==> flow/design.v <==
`timescale 1ns / 1ps
module div_iter (
  input div_clk,
  input resetn,
  input div,
  input div_signed,
  input [31:0] x,
  input [31:0] y,
  output [31:0]s,
  output [31:0] r,
  output reg complete
  );
  wire s_sign;
  wire r_sign;
  wire [31:0] x_abs;
  wire [31:0] y_abs;
  assign s_sign = div_signed ? (x[31] ^ y[31]) : 1'b0;
  assign r_sign = div_signed ? x[31] : 1'b0;
  assign x_abs  = div_signed ? (x[31] ? ~x + 32'd1 : x) : x;
  assign y_abs  = div_signed ? (y[31] ? ~y + 32'd1 : y) : y;
  wire [63:0] op_x_tmp;
  wire [32:0] op_x_high;
  wire        op_x_update;
  wire [32:0] sub_res;
  wire [31:0] r_tmp;
  wire [31:0] s_tmp1;
  reg  [63:0] op_x;
  reg  [32:0] op_y;
  reg  [5:0]  count;
  reg  [31:0] s_tmp;
  always @ ( posedge div_clk )
  begin
    if(!resetn)
    begin
      complete <= 1'b0;
      count    <= 6'd0;
      s_tmp    <= 32'd0;
    end
    else if(div&&!complete)
    begin
      if(count == 6'd0)
      begin
        op_x <= {32'd0,x_abs};
        op_y <= {1'b0,y_abs};
      end
      else if(op_x_update)
      begin
        op_x <= {sub_res,op_x_tmp[30:0]};
      end
      else if(!op_x_update)
        op_x <= op_x_tmp;
      count <= count == 6'd32 ? 6'd0 : count + 6'd1;
      complete <= count == 6'd32 ? 1'b1 : complete;
      s_tmp <= {s_tmp1[31:1],op_x_update};
    end
    else if(complete)
      complete <= 1'b0;
  end
assign s_tmp1 = (count == 6'd0) ? s_tmp : s_tmp << 1;
assign op_x_tmp = (count == 6'd0 || count == 6'd1) ? op_x : op_x << 1;
assign op_x_high = op_x_tmp[63:31];
assign sub_res = op_x_high + ~op_y + 1;
assign op_x_update = ~sub_res[32];
assign r_tmp = complete ? op_x[62:31] : 32'd0;
assign s = div_signed ? (s_sign ? ~s_tmp + 32'd1 : s_tmp) : s_tmp;
assign r = div_signed ? (r_sign ? ~r_tmp + 32'd1 : r_tmp) : r_tmp;
endmodule  
From RTL to reports: div_iter

Each step is given for the RTL above and for the edited RTL.
Lines under "unedited" count in the file above, lines under "edited" in the edited file.
"change" is "edited" less "unedited", of the values as shown.
Operators carry their Yosys type and port widths (W data, S select, Z words).
Library cell names are shortened.
A cell with n/a has no value.

Top: div_iter
Clock: div_clk
Cell library: sky130hd
Corner: tt_025C_1v80

Edit of the RTL

Unified diff, file above to edited file.
The edit is scripted: it alters the design's behaviour and was not made to optimise anything.

```diff
@@ -58,5 +58,5 @@
   end
 assign s_tmp1 = (count == 6'd0) ? s_tmp : s_tmp << 1;
-assign op_x_tmp = (count == 6'd0 || count == 6'd1) ? op_x : op_x << 1;
+assign op_x_tmp = op_x << 1;
 assign op_x_high = op_x_tmp[63:31];
 assign sub_res = op_x_high + ~op_y + 1;
```

Elaborated design

Source: Yosys, flattened and elaborated, memories not mapped. Widths are those after wreduce. Registers that Yosys merges into a memory's read port (data or address) are not register bits. Print and check cells do not count. Equal cells are merged and count once.

Word-level totals:

| element                 | unedited | edited | change |
| register bits           | 135      | 134    | -1 |
| input port bits         | 68       | 68     | 0 |
| cells after elaboration | 51       | 46     | -5 |

Operators by class:

| element                   | unedited | edited | change |
| add/subtract/negate cells | 7        | 7      | 0 |
| equal/unequal tests       | 3        | 2      | -1 |
| muxes and demuxes         | 17       | 16     | -1 |
| bitwise logic cells       | 8        | 8      | 0 |
| reduce/logical cells      | 8        | 6      | -2 |

Operator list:

| cell                 | unedited | edited | change |
| $eq A6 B1 Y1 const B | 1        | 0      | -1 |
| $logic_or A1 B1 Y1   | 1        | 0      | -1 |
| $mux W64             | 1        | 0      | -1 |
| $reduce_or A2 Y1     | 1        | 0      | -1 |

Unchanged operator kinds not shown: 19.

Logic depth

Depth = most cells in a row (Yosys ltp): at word level without a register or memory, in the mapped netlist without a sequential cell, where the memories' decode and read muxes count.

Depth:

| element                       | unedited | edited | change |
| depth after elaboration       | 7        | 5      | -2 |
| ABC_AREA                      | 0        | 0      | n/a |
| gate-level depth with buffers | 20       | 14     | -6 |
| depth with buffers taken out  | 16       | 12     | -4 |

Netlist

The flow's flattened synthesis, as Yosys stat reports it; memories are mapped. The netlist is that of the ABC_AREA named above (0 if unset); the other value can give another one.

Mapped netlist:

| element                         | unedited | edited | change |
| cells in the netlist            | 1236     | 1166   | -70 |
| mapped area (um^2)              | 10334.9  | 9803.2 | -531.7 |
| area of sequential cells (um^2) | 3663.5   | 3633.5 | -30.0 |
| mapped flip-flops               | 135      | 134    | -1 |
| buffer cells                    | 62       | 54     | -8 |

Cell types:

| cell     | unedited | edited | change |
| mux2_2   | 32       | 2      | -30 |
| nand3_1  | 35       | 16     | -19 |
| a21oi_1  | 103      | 87     | -16 |
| mux2i_1  | 16       | 27     | +11 |
| and2_1   | 8        | 19     | +11 |
| o22ai_1  | 0        | 8      | +8 |
| o21ai_0  | 78       | 71     | -7 |
| clkbuf_1 | 54       | 47     | -7 |
| nor3_1   | 20       | 26     | +6 |
| o41ai_1  | 14       | 8      | -6 |
| nor2_1   | 115      | 110    | -5 |
| o31ai_1  | 25       | 20     | -5 |
| o21ai_1  | 6        | 1      | -5 |
| xnor2_1  | 70       | 74     | +4 |
| nor4_1   | 19       | 15     | -4 |
| nand4_1  | 9        | 13     | +4 |
| o21a_1   | 5        | 1      | -4 |
| nand3b_1 | 3        | 7      | +4 |

Unchanged cell types not shown: 9.
Not every row of either side is listed.

Path before layout

Source: OpenSTA report_checks on the synthesized netlist (no wires, ideal clock, input and output delay 20% of the period each), path of least setup slack; recovery checks are left aside. Register names are those of the netlist, which keeps one name where synthesis merged equal registers.

Path post-synthesis:

| element                       | unedited             | edited             | change |
| path kind                     | register -> register | register -> output | n/a |
| start point                   | reg count[0]         | reg op_x[39]       | n/a |
| end point                     | reg op_x[40]         | out r[31]          | n/a |
| clock period (ns)             | 5.0                  | 5.0                | 0.0 |
| output delay (ns)             | n/a                  | 1.000              | n/a |
| arrival time (ns)             | 4.297                | 2.574              | -1.723 |
| slack (ns)                    | 0.437                | 1.426              | +0.989 |
| delay of the path (ns)        | 4.563                | 2.574              | -1.989 |
| stages on the path            | 19                   | 9                  | -10 |
| synthesis period reached (ns) | 4.563                | 3.574              | -0.989 |

"delay of the path" is the arrival time less input delay plus setup time.
At an output port there is no setup time.
"stages on the path" counts driving pins, that of a launching flip-flop among them; a cell with two outputs on the path counts twice.
"synthesis period reached" is the clock period less the worst setup slack; recovery checks do not enter. This is arithmetic on one report: input and output delays are still those of the set period (20% each).
Between the ends stands the longest chain of elaborated cells between them, by number of cells; it is not shown to be the way that was timed. Of several equally long chains one is given.
A line is the first line of the expression or statement that the cell stems from. Yosys adds cells for indexed reads and writes and turns some case tables into memories.
A register here has more assigning lines than the two given.

Between the ends, post-synthesis, unedited:
Path through: dfxtp_1 > inv_1 > ha_1 > nand3b_1 > and2_1 > buf_2 > clkbuf_1 > mux2_2 > ha_1 > clkbuf_1 > nand2_1 > or4_1 > a211oi_1 > o21ai_1 > mux2i_4 > nor2_2 > buf_2 > mux2i_1 > nor2_1
Length of the longest elaborated chain: 6
Elaborated cells between the ends (all ways): 7
Those cells by class: add/sub (2); eq/ne (1); mux (2); reduce/logical (2)

RTL lines, path post-synthesis, unedited:

| element            | RTL line | RTL |
| from (decl)        | 29       | `reg  [5:0]  count;` |
| from (assign)      | 36       | `count    <= 6'd0;` |
| from (assign)      | 52       | `count <= count == 6'd32 ? 6'd0 : count + 6'd1;` |
| $logic_not A6 Y1   | 60       | `assign op_x_tmp = (count == 6'd0 \|\| count == 6'd1) ? op_x : op_x << 1;` |
| $logic_or A1 B1 Y1 | 60       |  |
| $mux W64           | 60       |  |
| $add A33 B33 Y33   | 62       | `assign sub_res = op_x_high + ~op_y + 1;` |
| $add A33 B1 Y33    | 62       |  |
| $mux W63           | 46       | `else if(op_x_update)` |
| to (assign)        | 43       | `op_x <= {32'd0,x_abs};` |
| to (assign)        | 48       | `op_x <= {sub_res,op_x_tmp[30:0]};` |
| to (decl)          | 27       | `reg  [63:0] op_x;` |

Between the ends, post-synthesis, edited:
Path through: edfxtp_1 > nor4_2 > or4b_1 > o41a_1 > nand2b_4 > nand2b_4 > o31ai_4 > xnor2_1 > and2_1
Length of the longest elaborated chain: 5
Elaborated cells between the ends (all ways): 5
Those cells by class: add/sub (1); mux (3); logic (1)

RTL lines, path post-synthesis, edited:

| element               | RTL line | RTL |
| from (assign)         | 43       | `op_x <= {32'd0,x_abs};` |
| from (assign)         | 48       | `op_x <= {sub_res,op_x_tmp[30:0]};` |
| $mux W32              | 64       | `assign r_tmp = complete ? op_x[62:31] : 32'd0;` |
| $not A32 Y32          | 66       | `assign r = div_signed ? (r_sign ? ~r_tmp + 32'd1 : r_tmp) : r_tmp;` |
| $add A32 B1 Y32       | 66       |  |
| $mux W32 (2 in a row) | 66       |  |
| to (decl)             | 10       | `output [31:0] r,` |

Timing after layout

From the final timing report of each run of pair A: the path of least setup slack in the routed layout; clock arrival at registers is part of the times.

Path after layout:

| element            | unedited             | edited             | change |
| path kind          | register -> register | register -> output | n/a |
| start point        | reg count[0]         | reg op_x[37]       | n/a |
| end point          | reg op_x[31]         | out r[22]          | n/a |
| clock period (ns)  | 4.72                 | 4.72               | 0.00 |
| output delay (ns)  | n/a                  | 0.94               | n/a |
| arrival time (ns)  | 4.76                 | 3.65               | -1.11 |
| slack (ns)         | 0.24                 | 0.13               | -0.11 |
| stages on the path | 17                   | 8                  | -9 |

Between the ends stands the longest chain of elaborated cells between them, by number of cells; it is not shown to be the way that was timed. Of several equally long chains one is given.
A register here has more assigning lines than the two given.

Between the ends, after layout, unedited:
Path through: dfxtp_1 > inv_1 > ha_1 > nand3b_1 > and2_4 > buf_4 > mux2_2 > ha_1 > a21oi_1 > nand2_1 > o211ai_1 > a211oi_2 > o21ai_1 > mux2i_4 > or2_2 > mux2_1 > a21oi_1
Length of the longest elaborated chain: 7
Elaborated cells between the ends (all ways): 8
Those cells by class: add/sub (2); eq/ne (1); mux (3); reduce/logical (2)

RTL lines, path after layout, unedited:

| element            | RTL line | RTL |
| from (decl)        | 29       | `reg  [5:0]  count;` |
| from (assign)      | 36       | `count    <= 6'd0;` |
| from (assign)      | 52       | `count <= count == 6'd32 ? 6'd0 : count + 6'd1;` |
| $logic_not A6 Y1   | 60       | `assign op_x_tmp = (count == 6'd0 \|\| count == 6'd1) ? op_x : op_x << 1;` |
| $logic_or A1 B1 Y1 | 60       |  |
| $mux W64           | 60       |  |
| $add A33 B33 Y33   | 62       | `assign sub_res = op_x_high + ~op_y + 1;` |
| $add A33 B1 Y33    | 62       |  |
| $mux W63           | 46       | `else if(op_x_update)` |
| $mux W32           | 41       | `if(count == 6'd0)` |
| to (assign)        | 43       | `op_x <= {32'd0,x_abs};` |
| to (assign)        | 48       | `op_x <= {sub_res,op_x_tmp[30:0]};` |
| to (decl)          | 27       | `reg  [63:0] op_x;` |

Between the ends, after layout, edited:
Path through: edfxtp_1 > nor4_4 > or4b_4 > or4_1 > a21oi_4 > a31oi_1 > a31oi_1 > clkdlybuf4s50_1
Length of the longest elaborated chain: 5
Elaborated cells between the ends (all ways): 5
Those cells by class: add/sub (1); mux (3); logic (1)

RTL lines, path after layout, edited:

| element               | RTL line | RTL |
| from (assign)         | 43       | `op_x <= {32'd0,x_abs};` |
| from (assign)         | 48       | `op_x <= {sub_res,op_x_tmp[30:0]};` |
| $mux W32              | 64       | `assign r_tmp = complete ? op_x[62:31] : 32'd0;` |
| $not A32 Y32          | 66       | `assign r = div_signed ? (r_sign ? ~r_tmp + 32'd1 : r_tmp) : r_tmp;` |
| $add A32 B1 Y32       | 66       |  |
| $mux W32 (2 in a row) | 66       |  |
| to (decl)             | 10       | `output [31:0] r,` |

Measured runs

Runs of the flow (Yosys, OpenROAD) on both versions; the two runs of a pair have the same settings. The constraints put input and output delay at 20% of the set period each and load the outputs with 0.01 pF.

Flow settings, pair A:
CORE_UTILIZATION: 40
period_ns: 4.72
CAP_MARGIN: 20
CORE_MARGIN: 2
SLEW_MARGIN: 20

Measured results, pair A:

| element                                   | unedited | edited  | change |
| chip area after synthesis (Yosys) (um^2)  | 10334.9  | 9803.2  | -531.7 |
| total die area (um^2)                     | 27139.3  | 25776.3 | -1363.0 |
| std-cell area (final layout) (um^2)       | 12722.2  | 12149.2 | -573.0 |
| utilization after layout                  | 0.504    | 0.503   | -0.001 |
| setup slack of the worst path (ns)        | 0.236    | 0.129   | -0.107 |
| setup total negative slack (ns)           | 0.000    | 0.000   | 0.000 |
| worst hold slack in the final report (ns) | 0.494    | 0.504   | +0.010 |
| reached clock period (ns)                 | 4.484    | 4.591   | +0.107 |

Flow settings, pair B:
CELL_PAD_IN_SITES_DETAIL_PLACEMENT: 0
CORE_MARGIN: 5
CORE_UTILIZATION: 24
CTS_CLUSTER_DIAMETER: 241
CTS_CLUSTER_SIZE: 40
GPL_ROUTABILITY_DRIVEN: 1
MAX_ROUTING_LAYER: met5
PLACE_DENSITY_LB_ADDON: 0.2
SLEW_MARGIN: 0
period_ns: 4.45
CAP_MARGIN: 20

Measured results, pair B:

| element                                   | unedited | edited  | change |
| chip area after synthesis (Yosys) (um^2)  | 10334.9  | 9803.2  | -531.7 |
| total die area (um^2)                     | 47312.8  | 44988.5 | -2324.3 |
| std-cell area (final layout) (um^2)       | 13324.0  | 12674.7 | -649.3 |
| utilization after layout                  | 0.311    | 0.312   | +0.001 |
| setup slack of the worst path (ns)        | 0.234    | 0.142   | -0.092 |
| setup total negative slack (ns)           | 0.000    | 0.000   | 0.000 |
| worst hold slack in the final report (ns) | 0.482    | 0.493   | +0.011 |
| reached clock period (ns)                 | 4.216    | 4.308   | +0.092 |

"reached clock period" = clock period - worst setup slack. The figure is calculated, with input and output delays left at 20% of the set period.
